==> flow/design.v <==
`timescale 1ns / 1ps
module ADD (
    input [31:0] a,
    input [31:0] b,
    output [32:0] sum
);
    assign sum = a + b;
endmodule
module SUB (
    input [31:0] a,
    input [31:0] b,
    output [32:0] diff
);
    assign diff = a - b;
endmodule
module AND (
    input [31:0] a,
    input [31:0] b,
    output [31:0] res
);
    assign res = a & b;
endmodule
module OR (
    input [31:0] a,
    input [31:0] b,
    output [31:0] res
);
    assign res = a | b;
endmodule
module XOR (
    input [31:0] a,
    input [31:0] b,
    output [31:0] res
);
    assign res = a ^ b;
endmodule
module NOT (
    input [31:0] a,
    output [31:0] res
);
    assign res = ~a;
endmodule
module SLA (
    input [31:0] a,
    input  b,
    output [31:0] res
);
    assign res = a << b;
endmodule
module SRA (
    input [31:0] a,
    input  b,
    output [31:0] res
);
    wire [31:0] y,resu;
    assign y = a;
    assign resu = y >> b;
    assign res = {a[31],resu[30:0]};
endmodule
module SRL (
    input [31:0] a,
    input  b,
    output [31:0] res
);
    assign res = a >> b;
endmodule
module ALU (
    input [31:0] a,
    input [31:0] b,
    input [3:0] opcode,
    input en,
    output reg [31:0] res
);
    wire [31:0] ano,oro,xoo,noo,slao,srao,srlo;
    wire [32:0] ado,suo;
    ADD func1(a,b,ado);
    SUB func2(a,b,suo);
    AND func3(a,b,ano);
    OR func4(a,b,oro);
    XOR func5(a,b,xoo);
    NOT func6(a,noo);
    SLA func7(a,b[0],slao);
    SRA func8(a,b[0],srao);
    SRL func9(a,b[0],srlo);
    always @(*) begin
        case(opcode)
            4'b0000: res = ado[31:0];
            4'b0001: res = suo[31:0];
            4'b0010: res = ano;
            4'b0011: res = oro;
            4'b0100: res = xoo;
            4'b0101: res = noo;
            4'b0110: res = slao;
            4'b0111: res = srao;
            4'b1000: res = srlo;
            4'b1001: res = a + 4;
            4'b1010: res = a - 4;
            4'b1011: res = a;
            default: res = 32'd0;
        endcase
    end
endmodule
module regBank (
    input clk,
    input reset,
    input [4:0] rd1,
    input [4:0] rd2,
    input [4:0] wr,
    input [31:0] data_in,
    input we,
    input re1,
    input re2,
    output [31:0] data_out1,
    output [31:0] data_out2,
    input [1:0] incdec
    );
    reg [31:0] regi [1:15];
    reg [31:0] sp;
    wire [31:0] temp = 32'd0;
    always @(posedge clk) begin
        if(we) begin
            if(wr != 5'd0 && wr < 5'd16) regi[wr] <= data_in;
        end
    end
    always @(posedge clk) begin
        if(reset) sp <= 32'd900;
        else if(incdec == 2'b01) begin
            sp <= sp + 32'd4;
        end
        else if(incdec == 2'b10) begin
            sp <= sp - 32'd4;
        end
        else if(we && wr == 5'd16) sp <= data_in;
    end
    function [31:0] rdreg(input [4:0] r);
        if(r == 5'd0 || r > 5'd16) rdreg = 32'd0;
        else if(r == 5'd16) rdreg = sp;
        else rdreg = regi[r[3:0]];
    endfunction
    assign data_out1 = re1 ? rdreg(rd1) : temp;
    assign data_out2 = re2 ? rdreg(rd2) : temp;
endmodule
module CheckReg (
    input clk,
    input re,
    input we,
    input [31:0] data_in,
    output [31:0] data_out
);
    reg [31:0] data;
    wire [31:0] temp = 32'd0;
    always @(posedge clk) begin
        if(we) data <= data_in;
    end
    assign data_out = re ? data : temp;
endmodule
module CheckRegR (
    input clk,
    input reset,
    input re,
    input we,
    input [31:0] data_in,
    output [31:0] data_out
);
    reg [31:0] data;
    wire [31:0] temp = 32'd0;
    always @(posedge clk) begin
        if(reset) data <= 32'd0;
        else if(we) data <= data_in;
    end
    assign data_out = re ? data : temp;
endmodule
module regdecoder (
    input [31:0] ir,
    output [4:0] rd1,
    output [4:0] rd2,
    output [4:0] wr
);
    assign rd1 = (ir[31:28] == 4'b0101 || ir[31:28] == 4'b0111)?5'b10000:ir[27:23];
    assign rd2 = (ir[31:28] == 4'b0110)?5'd16:(ir[31:28] == 4'b0101)?ir[27:23]:ir[22:18];
    assign wr = (ir[31:28] == 0) ? ir[17:13] : (ir[31:28] == 4'b0101)?ir[27:23]:ir[22:18];
endmodule
`timescale 1ns / 1ps
module signextend1 (
    input [13:0] imm1,
    input en,
    output [31:0] extout
);
    assign extout = imm1[13] ? {18'b111111111111111111,imm1} : {18'd0,imm1};
endmodule
module signextend2 (
    input [27:0] imm2,
    input en,
    output [31:0] extout
);
    assign extout = imm2[27] ? {{2'b11,imm2},{2'b00}} : {{2'd0,imm2},2'b00}; 
endmodule
module signextend3 (
    input [8:0] shamt,
    input en,
    output [31:0] extout
);
    assign extout = shamt[8] ? {23'b11111111111111111111111,shamt} : {23'd0,shamt};
endmodule
module signextend4 (
    input [18:0] shamt1,
    input en,
    output [31:0] extout
);
    assign extout = shamt1[18] ? {11'b11111111111,shamt1,2'd0} : {11'd0,shamt1,2'd0};
endmodule
module pcselect (
    input [31:0] lmdo,npco,
    input select,
    output [31:0] pco
);
    assign pco = (select == 1'b1) ? lmdo : npco;
endmodule
module Mux2_1 (
    input [31:0] in1,
    input [31:0] in2,
    input sel,
    output [31:0] out
);
    assign out = sel ? in2 : in1;
endmodule
module Mux4_1 (
    input [31:0] in1,
    input [31:0] in2,
    input [31:0] in3,
    input [31:0] in4,
    input [1:0] sel,
    output [31:0] out
);
    assign out = (sel == 2'b00) ? in1 : (sel == 2'b01) ? in2 : (sel == 2'b10) ? in3 : in4;
endmodule
`timescale 1ns / 1ps
module incr (
    input [31:0] in,
    output [31:0] out
);
    assign out = in + 4;
endmodule
module conditionb (
    input [31:0] val,
    input [2:0] cond,
    output flag
);
    assign flag = (cond == 3'b000) ? 1'b0 : (cond == 3'b001) ? (val[31] ) ? 1'b1 : 1'b0 : (cond == 3'b010) ? (val[31] == 0) ? 1'b1 : 1'b0 : (cond == 3'b011) ? (val == 0 ) ? 1'b1 : 1'b0 : 1'b1;
endmodule
`timescale 1ns / 1ps
module controlunit (
    input clk,
    input en,
    input reset,
    input [31:0] ir,
    output reg pcre,pcwe,npcre,npcwe,regbwe,regbre1,regbre2,sgen,alumux1sel,alumux2sel,aluoutre,aluoutwe,Are,Awe,Bre,Bwe,dmemwe,lmdre,lmdwe,reginmuxsel,irwe,
    output reg [1:0] immmuxsel,
    output reg [3:0] alusel,
    output reg [2:0] cond,
    output reg [1:0] incdec,
    output reg swap,select,
    output halted
);
    reg [3:0] mainstate;
    reg [3:0] substate;
    reg [31:0] irst;
    assign halted = (mainstate == 4'd12);
    always @(posedge clk) begin
        if(reset) begin
            mainstate <= 4'd0;
            substate <= 4'd0;
            {pcre,pcwe,npcre,npcwe,regbwe,regbre1,regbre2,sgen,alumux1sel,alumux2sel,aluoutre,aluoutwe,Are,Awe,Bre,Bwe,dmemwe,lmdre,lmdwe,reginmuxsel,irwe} <= 21'd0;
            immmuxsel <= 2'd0;
            alusel <= 4'd0;
            cond <= 3'd0;
            incdec <= 2'd0;
            swap <= 1'b0;
            select <= 1'b0;
        end
        else begin
        case (mainstate)
            4'd0: begin
                if(en) begin
                pcre <= 1;
                npcwe <= 1;
                irwe <= 1;
                mainstate <= 4'd1;
                end
            end 
            4'd1: begin
                pcre <= 1;
                npcwe <= 0;
                irwe <= 0;
                mainstate <= 4'd2;
                select <= 1'd0;
            end
            4'd2: begin
                irst <= ir;
                if(ir[31:28] == 4'b1000) mainstate <= 4'd4;
                else mainstate <= ir[31:28] + 3;
                pcre <= 0;
            end
            4'd3: begin
                case (substate)
                    4'd0: begin
                        regbwe <= 0;
                        regbre1 <= 1;
                        regbre2 <= 1;
                        substate <= 4'd1;
                        sgen <= 1'b1;
                        Awe <= 1;
                        Bwe <= 1;
                        immmuxsel <= 2'b10;
                    end 
                    4'd1: begin
                        regbre1 <= 0;
                        regbre2 <= 0;
                        substate <= 4'd2;
                        Awe <= 0;
                        Bwe <= 0;
                        Are <= 1;
                        Bre <= 1;
                        alumux1sel <= 0;
                        alumux2sel <= 0;
                        alusel <= irst[3:0];
                    end
                    4'd2: begin
                        substate <= 4'd3;
                        aluoutwe <= 1;
                    end
                    4'd3: begin
                        substate <= 4'd4;
                        aluoutwe <= 0;
                        aluoutre <= 1;
                        reginmuxsel <= 1;
                        cond <= 3'b000;
                        npcre <= 1;
                        pcwe <= 1;
                        regbwe <= 1;
                    end
                    4'd4: begin
                        substate <= 4'd0;
                        mainstate <= 4'd0;
                        aluoutre <= 0;
                        reginmuxsel <= 0;
                        cond <= 3'b000;
                        npcre <= 0;
                        pcwe <= 0;
                        regbwe <= 0;
                    end
                    default: 
                    substate <= 4'd0;
                endcase
            end
            4'd4: begin
                case (substate)
                    4'd0: begin
                        regbwe <= 0;
                        regbre1 <= 1;
                        regbre2 <= 0;
                        substate <= 4'd1;
                        sgen <= 1'b1;
                        Awe <= 1;
                        Bwe <= 0;
                        immmuxsel <= 2'b00;
                    end
                    4'd1: begin
                        regbre1 <= 0;
                        substate <= 4'd2;
                        Awe <= 0;
                        Are <= 1;
                        alumux1sel <= 0;
                        alumux2sel <= 1;
                        alusel <= irst[3:0];
                    end
                    4'd2: begin
                        substate <= 4'd3;
                        aluoutwe <= 1;
                    end
                    4'd3: begin
                        substate <= 4'd4;
                        aluoutwe <= 0;
                        aluoutre <= 1;
                        reginmuxsel <= 1;
                        cond <= 3'b000;
                        npcre <= 1;
                        pcwe <= 1;
                        regbwe <= 1;
                    end
                    4'd4: begin
                        substate <= 4'd0;
                        mainstate <= 4'd0;
                        aluoutre <= 0;
                        reginmuxsel <= 0;
                        cond <= 3'b000;
                        npcre <= 0;
                        pcwe <= 0;
                        regbwe <= 0;
                    end
                    default:
                    substate <= 4'd0;
                endcase
            end 
            4'd5 : begin
                case (substate)
                    4'd0: begin
                        regbwe <= 0;
                        regbre1 <= 1;
                        regbre2 <= 1;
                        substate <= 4'd1;
                        sgen <= 1'b1;
                        Awe <= 1;
                        Bwe <= 1;
                        immmuxsel <= 2'b00;
                    end
                    4'd1: begin
                        regbre1 <= 0;
                        regbre2 <= 0;
                        substate <= 4'd2;
                        Awe <= 0;
                        Are <= 1;
                        Bwe <= 0;
                        Bre <= 1;
                        alumux1sel <= 0;
                        alumux2sel <= 1;
                        alusel <= 4'd0;
                    end
                    4'd2: begin
                        substate <= 4'd3;
                        aluoutwe <= 1;
                    end
                    4'd3: begin
                        aluoutwe <= 0;
                        aluoutre <= 1;
                        cond <= 3'b000;
                        npcre <= 1;
                        pcwe <= 1;
                        if(irst[0]==0) begin
                            substate <= 4'd4;
                            lmdwe <= 1'b1;
                            lmdre <= 1'b1;
                            reginmuxsel <= 1'b0;
                        end
                        else begin
                            substate <= 4'd5;
                            dmemwe <= 1'b1;
                        end
                    end
                    4'd4: begin
                        lmdwe <= 1'b0;
                        regbwe <= 1'b1;
                        substate <= 4'd6;
                    end
                    4'd5: begin
                        dmemwe <= 1'b0;
                        regbwe <= 1'b0;
                        substate <= 4'd6;
                    end
                    4'd6: begin
                        substate <= 4'd0;
                        mainstate <= 4'd0;
                        aluoutre <= 0;
                        cond <= 3'b000;
                        npcre <= 0;
                        pcwe <= 0;
                        regbwe <= 0;
                    end
                    default:
                    substate <= 4'd0;
                endcase
            end
            4'd6 : begin
                case (substate)
                    4'd0: begin
                        sgen <= 1'b1;
                        regbwe <= 0;
                        immmuxsel <= 2'b01;
                        substate <= 4'd1;
                        npcre <= 1'b1;
                        alumux1sel <= 1'b1;
                        alumux2sel <= 1'b1;
                        alusel <= 4'd0;
                        aluoutwe <= 1'b1;
                    end 
                    4'd1: begin
                        substate <= 4'd2;
                        aluoutwe <= 0;
                        aluoutre <= 1'b1;
                        cond <= 3'b100;
                        pcwe <= 1'b1;
                        regbwe <= 1'b0;
                    end
                    4'd2: begin
                        substate <= 4'd0;
                        aluoutre <= 0;
                        cond <= 3'b000;
                        npcre <= 0;
                        pcwe <= 0;
                        regbwe <= 0;
                        mainstate <= 4'd0;
                    end
                    default: 
                    substate <= 4'd0;
                endcase
            end
            4'd7: begin
                case (substate)
                    4'd0: begin
                        regbwe <= 0;
                        regbre1 <= 1;
                        regbre2 <= 0;
                        substate <= 4'd1;
                        sgen <= 1'b1;
                        Awe <= 1;
                        Bwe <= 0;
                        immmuxsel <= 2'b11;
                    end
                    4'd1: begin
                        regbre1 <= 0;
                        substate <= 4'd2;
                        npcre <= 1'b1;
                        Awe <= 0;
                        Are <= 1;
                        alumux1sel <= 1;
                        alumux2sel <= 1;
                        alusel <= 4'd0;
                        aluoutwe <= 1'b1;
                        cond <= irst[2:0] + 1;
                    end
                    4'd2: begin
                        substate <= 4'd3;
                        aluoutwe <= 0;
                        aluoutre <= 1'b1;
                        pcwe <= 1'b1;
                        regbwe <= 1'b0;
                    end
                    4'd3: begin
                        substate <= 4'd0;
                        aluoutre <= 0;
                        cond <= 3'b000;
                        npcre <= 0;
                        pcwe <= 0;
                        regbwe <= 0;
                        mainstate <= 4'd0;
                    end
                    default: 
                    substate <= 4'd0;
                endcase
            end
            4'd8: begin
                case (substate)
                    4'd0: begin
                        regbwe <= 0;
                        regbre1 <= 0;
                        regbre2 <= 1;
                        Awe <= 0;
                        Bwe <= 1;
                        if(irst[0] == 1'b0) begin
                        incdec <= 2'b10;
                        substate <= 4'd1;
                        end
                        else begin
                        incdec <= 2'b01;
                        substate <= 4'd2;
                        end
                    end
                    4'd1: begin
                        regbre2 <= 0;
                        substate <= 4'd3;
                        Are <= 1;
                        aluoutwe <= 1'b0;
                        regbre1 <= 1'b1;
                        Awe <= 1'b1;
                        alumux1sel <= 1'b0;
                        alusel <= 4'b1001;
                        incdec <= 2'b00;
                        Bwe <= 1'b0;
                    end
                    4'd3: begin
                        regbre2 <= 0;
                        substate <= 4'd4;
                        Are <= 1;
                        aluoutwe <= 1'b1;
                        regbre1 <= 1'b0;
                        Awe <= 1'b0;
                    end
                    4'd4: begin
                        substate <= 4'd5;
                        aluoutre <= 1'b1;
                        Bre <= 1;
                        dmemwe <= 1'b1;
                        npcre <= 1'b1;
                        pcwe <= 1'b1;
                        cond <= 3'b000;
                    end
                    4'd5: begin
                        substate <= 4'd0;
                        mainstate <= 4'd0;
                        aluoutre <= 0;
                        dmemwe <= 1'b0;
                        npcre <= 0;
                        pcwe <= 0;
                        cond <= 3'b000;
                    end
                    4'd2: begin
                        regbre2 <= 0;
                        substate <= 4'd6;
                        Are <= 1;
                        aluoutwe <= 1'b0;
                        regbre1 <= 1'b1;
                        Awe <= 1'b1;
                        alumux1sel <= 1'b0;
                        alusel <= 4'b1011;
                        incdec <= 2'b00;
                    end
                    4'd6: begin
                        regbre2 <= 0;
                        substate <= 4'd7;
                        Are <= 1;
                        aluoutwe <= 1'b1;
                        regbre1 <= 1'b0;
                        Awe <= 1'b0;
                    end
                    4'd7: begin
                        substate <= 4'd8;
                        aluoutre <= 1'b1;
                        Bre <= 0;
                        npcre <= 1'b1;
                        pcwe <= 1'b1;
                        cond <= 3'b000;
                        lmdwe <= 1'b1;
                    end
                    4'd8: begin
                        substate <= 4'd9;
                        aluoutre <= 0;
                        npcre <= 0;
                        pcwe <= 0;
                        cond <= 3'b000;
                        lmdwe <= 1'b0;
                        lmdre <= 1'b1;
                        reginmuxsel <= 1'b0;
                        regbwe <= 1'b1;
                    end
                    4'd9: begin
                        substate <= 4'd0;
                        mainstate <= 4'd0;
                        lmdre <= 1'b0;
                        reginmuxsel <= 1'b0;
                        regbwe <= 1'b0;
                        cond <= 3'b000;
                        npcre <= 0;
                        pcwe <= 0;
                        Bwe <= 0;
                    end
                    default: 
                    substate <= 4'd0;
                endcase
            end
            4'd9: begin
                case (substate)
                    4'd0: begin
                        incdec <= 2'b00;
                        regbwe <= 0;
                        substate <= 4'd1;
                        sgen <= 1'b1;
                        npcre <= 1'b1;
                    end 
                    4'd1: begin
                        substate <= 4'd2;
                        regbre2 <= 1'b1;
                        Awe <= 1;
                        Bwe <= 1;
                        alumux1sel <= 1'b1;
                        alusel <= 4'b1011;
                        Are <= 1'b1;
                        Bre <= 1'b1;
                        incdec <= 2'b00;
                    end
                    4'd2: begin
                        substate <= 4'd3;
                        aluoutwe <= 1'b1;
                        aluoutre <= 1'b1;
                        regbre1 <= 1'b0;
                        Awe <= 1'b0;
                        Bwe <= 1'b0;
                    end
                    4'd3: begin
                        substate <= 4'd4;
                        aluoutwe <= 1'b0;
                        aluoutre <= 1'b1;
                        swap <= 1'b1;
                        dmemwe <= 1'b1;
                    end
                    4'd4: begin
                        substate <= 4'd5;
                        aluoutre <= 1;
                        dmemwe <= 1'b1;
                        swap <= 1'b1;
                        npcre <= 1'b1;
                        pcwe <= 1'b0;
                        cond <= 3'b000;
                    end
                    4'd5: begin
                        swap <= 0;
                        dmemwe <= 0;
                        substate <= 4'd6;
                        npcre <= 1'b1;
                        cond <= 3'b000;
                        sgen <= 1'b1;
                        immmuxsel <= 2'b01;
                        alumux1sel <= 1'b1;
                        alumux2sel <= 1'b1;
                        alusel <= 4'b0000;
                        aluoutwe <= 1'b1;
                        aluoutre <= 1'b1;
                        incdec <= 2'b10;
                    end
                    4'd6: begin
                        substate <= 4'd7;
                        aluoutwe <= 1'b0;
                        aluoutre <= 1'b1;
                        Awe <= 1'b0;
                        Bwe <= 1'b0;
                        cond <= 3'b100;
                        regbwe <= 1'b0;
                        pcwe <= 1'b1;
                        incdec <= 2'b00;
                    end
                    4'd7: begin
                        substate <= 4'd0;
                        aluoutre <= 0;
                        cond <= 3'b000;
                        npcre <= 0;
                        pcwe <= 0;
                        regbwe <= 0;
                        mainstate <= 4'd0;
                    end
                    default:
                    substate <= 4'd0; 
                endcase
            end
            4'd10: begin
                case (substate)
                    4'd0: begin
                        substate <= 4'd1;
                        regbre1 <= 1'b1;
                        Awe <= 1'b1;
                        Are <= 1'b1;
                        alumux1sel <= 1'b0;
                        alusel <= 4'b1001;
                        incdec <= 2'b00;
                    end
                    4'd1: begin
                        substate <= 4'd2;
                        aluoutwe <= 1'b1;
                        aluoutre <= 1'b1;
                        regbre1 <= 1'b0;
                        Awe <= 1'b0;
                        incdec <= 2'b01;
                    end
                    4'd2: begin
                        substate <= 4'd3;
                        aluoutwe <= 1'b0;
                        aluoutre <= 1'b1;
                        regbre2 <= 1'b0;
                        Bwe <= 1'b0;
                        Bre <= 1'b0;
                        incdec <= 2'b00;
                        lmdwe <= 1'b1;
                    end
                    4'd3: begin
                        substate <= 4'd4;
                        aluoutre <= 0;
                        lmdwe <= 1'b0;
                        lmdre <= 1'b1;
                        reginmuxsel <= 1'b0;
                        regbwe <= 1'b0;
                        select <= 1'b1;
                        cond <= 3'b000;
                        npcre <= 1'b1;
                        pcwe <= 1'b1;
                    end
                    4'd4: begin
                        substate <= 4'd0;
                        mainstate <= 4'd0;
                        lmdre <= 1'b0;
                        select <= 1'b0;
                        pcwe <= 0;
                    end
                    default: 
                    substate <= 4'd0;
                endcase
            end
            4'd12: begin
                mainstate <= mainstate;
            end
            4'd13: begin
                case (substate)
                    4'd0: begin
                        cond <= 3'b000;
                        npcre <= 1'b1;
                        pcwe <= 1'b1;
                        substate <= 4'd1;
                    end 
                    4'd1: begin
                        substate <= 0;
                        mainstate <= 0;
                        npcre <= 0;
                        pcwe <= 0;
                    end
                    default: 
                    substate <= 4'd0;
                endcase
            end
        endcase
    end
    end
endmodule
`timescale 1ns / 1ps
module topmodule (
    input clk,
    input en,reset,
    output [31:0] imem_addr,
    input  [31:0] imem_rdata,
    output [31:0] dmem_addr,
    output [31:0] dmem_wdata,
    output dmem_we,
    input  [31:0] dmem_rdata,
    output halted
);
    wire pcre,pcwe,npcre,npcwe,regbwe,regbre1,regbre2,sgen,alumux1sel,alumux2sel,aluoutre,aluoutwe,Are,Awe,Bre,Bwe,dmemwe,lmdre,lmdwe,reginmuxsel,irwe,swap,select;
    wire [1:0] immmuxsel,incdec;
    wire [3:0] alusel;
    wire [2:0] cond;
    wire [31:0] ir;
    controlunit cu(clk,en,reset,ir,pcre,pcwe,npcre,npcwe,regbwe,regbre1,regbre2,sgen,alumux1sel,alumux2sel,aluoutre,aluoutwe,Are,Awe,Bre,Bwe,dmemwe,lmdre,lmdwe,reginmuxsel,irwe,immmuxsel,alusel,cond,incdec,swap,select,halted);
    datapath dp(clk,reset,pcre,pcwe,npcre,npcwe,regbwe,regbre1,regbre2,sgen,alumux1sel,alumux2sel,aluoutre,aluoutwe,Are,Awe,Bre,Bwe,dmemwe,lmdre,lmdwe,reginmuxsel,irwe,immmuxsel,cond,alusel,ir,incdec,swap,select,
                imem_addr,imem_rdata,dmem_addr,dmem_wdata,dmem_we,dmem_rdata);
endmodule
`timescale 1ns / 1ps
module datapath (
    input clk,
    input reset,
    input pcre,pcwe,npcre,npcwe,regbwe,regbre1,regbre2,sgen,alumux1sel,alumux2sel,aluoutre,aluoutwe,Are,Awe,Bre,Bwe,dmemwe,lmdre,lmdwe,reginmuxsel,irwe,
    input [1:0] immmuxsel,
    input[2:0] cond,
    input [3:0] alusel,
    output [31:0] dpout,
    input [1:0] incdec,
    input swap,select,
    output [31:0] imem_addr,
    input  [31:0] imem_rdata,
    output [31:0] dmem_addr,
    output [31:0] dmem_wdata,
    output dmem_we,
    input  [31:0] dmem_rdata
);
    wire [4:0] rd1,rd2,wr;
    wire flag;
    wire [31:0] pcdatout,npcout,pcplus4,irout,inst,regbdata_out1,regbdata_out2,sg1out,sg2out,sg3out,sg4out,siexval,alumux1out,alumux2out,aluresult,aluoutout,Aout,Bout,dmemout,pcdatin,lmdout,regbdata_in,pcin;
    CheckRegR pc(clk,reset,pcre,pcwe,pcdatin,pcdatout);
    incr pcp4(pcdatout,pcplus4);
    CheckReg npc(clk,npcre,npcwe,pcplus4,npcout);
    assign imem_addr = pcdatout;
    assign inst = imem_rdata;
    assign dpout = inst;
    CheckReg ir(clk,1'b1,irwe,inst,irout);
    regdecoder rd(irout,rd1,rd2,wr);
    regBank regb(clk,reset,rd1,rd2,wr,regbdata_in,regbwe,regbre1,regbre2,regbdata_out1,regbdata_out2,incdec);
    CheckReg A(clk,Are,Awe,regbdata_out1,Aout);
    CheckReg B(clk,Bre,Bwe,regbdata_out2,Bout);
    signextend1 sg1(irout[17:4],sgen,sg1out);
    signextend2 sg2(irout[27:0],sgen,sg2out);
    signextend3 sg3(irout[12:4],sgen,sg3out);
    signextend4 sg4(irout[22:4],sgen,sg4out);
    Mux4_1 immmux(sg1out,sg2out,sg3out,sg4out,immmuxsel,siexval);
    Mux2_1 alumux1(Aout,npcout,alumux1sel,alumux1out);
    Mux2_1 alumux2(Bout,siexval,alumux2sel,alumux2out);
    ALU alu(alumux1out,alumux2out,alusel,1'b1,aluresult);
    CheckReg aluout(clk,aluoutre,aluoutwe,aluresult,aluoutout);
    assign dmem_addr = swap ? Bout : aluoutout;
    assign dmem_wdata = swap ? aluoutout : Bout;
    assign dmem_we = dmemwe;
    assign dmemout = dmem_rdata;
    CheckReg LMD(clk,lmdre,lmdwe,dmemout,lmdout);
    conditionb cdb(Aout,cond,flag);
    Mux2_1 pcmux(npcout,aluoutout,flag,pcin);
    pcselect selector(lmdout,pcin,select,pcdatin);
    Mux2_1 reginmux(lmdout,aluoutout,reginmuxsel,regbdata_in);
endmodule
# == From RTL to reports: topmodule ==
# Tool output for the design above, in the order of the flow.
# Lines are those of the file above, counted from 1.
# Operators: Yosys type, input widths -> output width; for muxes data width and select width s.
# Cell names lack the library's common part.
# Not given: -
# design
top_module,topmodule
clk_port,clk
cell_library,sky130hd
corner,tt_025C_1v80

# == Word level ==
# Source: Yosys, flattened and elaborated, memories not mapped. Widths are those after wreduce. Registers that Yosys merges into a memory's read port (data or address) are not register bits. Print and check cells do not count. Equal cells are merged and count once.
# Yosys's memory passes give these memory sizes; they may raise the number of words (mostly to a power of two), join words into wider ones and drop unused or constant bits.
# bits
wordCells,446
output_inout_bits,98
memories,1
ff_bits,300
mem_bits_rw,480
# memory_table
name,words,word_bits,read_ports,wr,line_no,text
dp.regb.regi,15,32,2,1,117,reg [31:0] regi [1:15];
# classes
equal,131
cmp,3
shift,2
add_sub_neg,9
muxes,159
n_logic,7
reduce_and_logical,98
# op_table
op,n
$mux 32,27
$pmux 32 s12,1
$add 32x3->32 const B,3
$sub 32x3->32 const B,2
$ne 3x1->1 const B,21
$pmux 1 s2,31
$eq 4x3->1 const B,15
$mux 4,14
$ne 2x1->1 const B,26
$ne 3x2->1 const B,16
$eq 4x4->1 const B,12
$reduce_or 2->1,23
$pmux 4 s10,1
$reduce_or 3->1,13
$shl 32x1->32,1
$shr 32x1->32,1
$add 32x32->32,1
$sub 32x32->32,1
$and 32x32->32,1
$or 32x32->32,1
$xor 32x32->32,1
$not 32->32,1
$logic_not 32->1,1
$pmux 4 s8,1
$mux 1,32
$reduce_and 6->1,5
$ne 2x2->1 const B,14
$pmux 4 s7,1
# Other operator kinds: 54; their cells: 142.

# == Logic depth ==
# Longest topological path by Yosys (ltp), each cell counted once; first at word level (registers and memories cut), then after technology mapping (sequential cells cut; the memories' decode and read muxes count).
# depth
ltp_word,9
abc_area,0
ltp_mapped,21
ltp_nobuf,19

# == Mapped cells and area ==
# The flow's flattened synthesis, as Yosys stat reports it; memories are mapped. The netlist is that of the ABC_AREA named above (0 if unset); the other value can give another one.
# The area totals of this step are shown rounded.
# types
cell_type,n,type_area_um2
edfxtp_1,676,2.03E+04
mux2i_1,311,3.11E+03
o21ai_0,541,2.71E+03
dfxtp_1,111,2.22E+03
o221ai_1,238,2.08E+03
ha_1,133,1.66E+03
nand2_1,369,1.39E+03
clkbuf_1,331,1.24E+03
a21oi_1,245,1.23E+03
a211oi_1,153,1.15E+03
nor2_1,304,1.14E+03
nand3_1,185,925.888
o211ai_1,120,900.864
xnor2_1,83,726.947
o22ai_1,86,538.016
nand2b_1,71,444.176
inv_1,112,420.403
a32oi_1,42,367.853
# Other cell types: 84; their cells: 678.
# synth_totals
ffs,787
cell_count,4789
seq_area_um2,22500
synth_area_um2,47400
# The figures by module come from a second, unflattened synthesis with its own total; it is not the netlist above.
# unflattened
cells_unflattened,4639
area_unflattened_um2,55300
# Each row is one instance without its submodules.
# by_module
module,instances,mod_seq_area_um2,n_cells,mod_area_um2
regBank,1,15100,1563,25700
CheckReg,6,961,67,1220
ALU,1,0.0,613,4180
controlunit,1,1060,512,3700
Mux2_1,4,0.0,36,544
SUB,1,0.0,302,2020
ADD,1,0.0,274,1900
CheckRegR,1,641,138,1380
datapath,1,0.0,105,1330
Mux4_1,1,0.0,39,815
incr,1,0.0,84,591
pcselect,1,0.0,36,544
SLA,1,0.0,36,536
SRL,1,0.0,36,536
# Modules not listed: 12.

# == Worst setup path after synthesis ==
# Path of least setup slack by OpenSTA after synthesis, without wires, with an ideal clock, recovery checks aside; 20% of the period is set as input and as output delay. Where synthesis merged equal registers, the netlist keeps one of their names.
# synth_timing
path_kind,register -> register
startpoint,reg cu.alusel[1]
endpoint,reg dp.aluout.data[28]
required_ns,5.229
driving_pins,16
period_ns,5.5
t_arrival_ns,4.571
path_slack_ns,0.658
delay_ns,4.842
period_less_setup_slack_ns,4.842
# "delay_ns" = arrival - input delay + setup time.
# "driving_pins": output pins that drive a net of the path, with the launching flip-flop's if there is one; two outputs of one cell count as two.
# "period_less_setup_slack_ns" = period - worst setup slack (recovery checks aside). The figure is calculated, with input and output delays left at 20% of the set period.
# The rows between start and end are the longest chain of elaborated cells between them; the timing report does not say that the signal goes this way. Where chains are equally long, one stands for them.
# A line is the first line of the expression or statement that the cell stems from. Yosys adds cells for indexed reads and writes and turns some case tables into memories.
# A register here has more assigning lines than the two given.
# synth_between
path_cell_list,dfxtp_1 clkbuf_1 clkbuf_1 nand2_1 nor2_1 ha_1 clkbuf_1 a21o_1 a221o_1 a31oi_1 a211oi_1 a211o_1 a41oi_1 mux2i_1 a2111oi_0 o21ai_1
elab_chain_cells,2
cone_cells,13
lines_between,1
# synth_lines
item,line_no,text
from (decl),259,"output reg [3:0] alusel,"
from (assign),326,alusel <= irst[3:0];
from (assign),375,alusel <= irst[3:0];
$eq 4x4->1,86,case(opcode)
$pmux 32 s12,86,
to (assign),153,if(we) data <= data_in;
to (decl),150,reg [31:0] data;

# == Worst path after layout ==
# From the final timing report of record 1: the path of least setup slack in the routed layout; clock arrival at registers is part of the times.
# layout_timing
path_kind,register -> register
startpoint,reg cu.immmuxsel
endpoint,reg dp.aluout.data[26]
required_ns,6.06
path_slack_ns,0.20
t_arrival_ns,5.86
period_ns,5.5
driving_pins,20
# An end named without its bit number is one bit of that signal or, where synthesis recoded a state register, one of its new flip-flops.
# The rows between start and end are the longest chain of elaborated cells between them; the timing report does not say that the signal goes this way. Where chains are equally long, one stands for them.
# A register here has more assigning lines than the two given.
# layout_between
path_cell_list,dfxtp_1 buf_4 inv_2 a21oi_1 o22a_1 inv_1 nor3_2 nand3_1 o41a_1 xnor2_1 ha_1 a21o_1 a21oi_1 o21ai_0 o41ai_2 a21oi_1 a41o_1 and2_1 or4b_1 nand3_1
elab_chain_cells,7
cone_cells,15
# layout_lines
item,line_no,text
from (decl),258,"output reg [1:0] immmuxsel,"
from (assign),274,immmuxsel <= 2'd0;
from (assign),314,immmuxsel <= 2'b10;
$eq 2x2->1,235,assign out = (sel == 2'b00) ? in1 : (sel == 2'b01) ? in2 : (sel == 2'b10) ? in3 : in4;
$mux 32 x3,235,
$mux 32,225,assign out = sel ? in2 : in1;
$sub 32x32->32,14,assign diff = a - b;
$pmux 32 s12,86,case(opcode)
to (assign),153,if(we) data <= data_in;
to (decl),150,reg [31:0] data;

# Top module topmodule; platform sky130hd; tools Yosys and OpenROAD; 4 stored runs in no particular order. Input and output delays are each 20% of the period that was set; the output load is 0.01 pF.
# "timing.achieved_period_ns": clock period set for the run, less the worst setup slack. It is reckoned from that one timing run; input and output delays stay at 20% of the period that was set.
# "fin_power_uw" rests on the timing tool's default activity at the inputs, not on a simulated workload.
# The results are shown rounded.
# Among the settings, - means not set for that run.
setting or result,record 1,record 2,record 3,record 4
CORE_UTILIZATION,40,30,64,50
PLACE_DENSITY,0.6,-,-,-
period_ns,5.5,5.5,5.5,6.51
CAP_MARGIN,20,35,35,35
CORE_MARGIN,2,2,2,10
SLEW_MARGIN,20,20,20,20
CELL_PAD_IN_SITES_GLOBAL_PLACEMENT,-,3,-,-
CTS_CLUSTER_DIAMETER,-,128,-,327
CTS_CLUSTER_SIZE,-,89,59,67
PLACE_DENSITY_LB_ADDON,-,0.11,-,-
TNS_END_PERCENT,-,40,-,-
CORE_ASPECT_RATIO,-,-,0.77,0.77
SETUP_SLACK_MARGIN,-,-,1.33,-0.11
GPL_ROUTABILITY_DRIVEN,-,-,-,1
MAX_ROUTING_LAYER,-,-,-,met4
timing.achieved_period_ns,5.303,5.183,4.678,5.733
setup_ws_ns,0.197,0.317,0.822,0.777
synth_chip_area_um2,47400,47400,47400,47400
die_um2,121000,161000,76300,108000
timing.setup.tns_ns,0.000,0.000,0.000,0.000
fin_power_uw,24300,22500,25500,17000
stdcell_area_um2,54500,54200,55200,51300
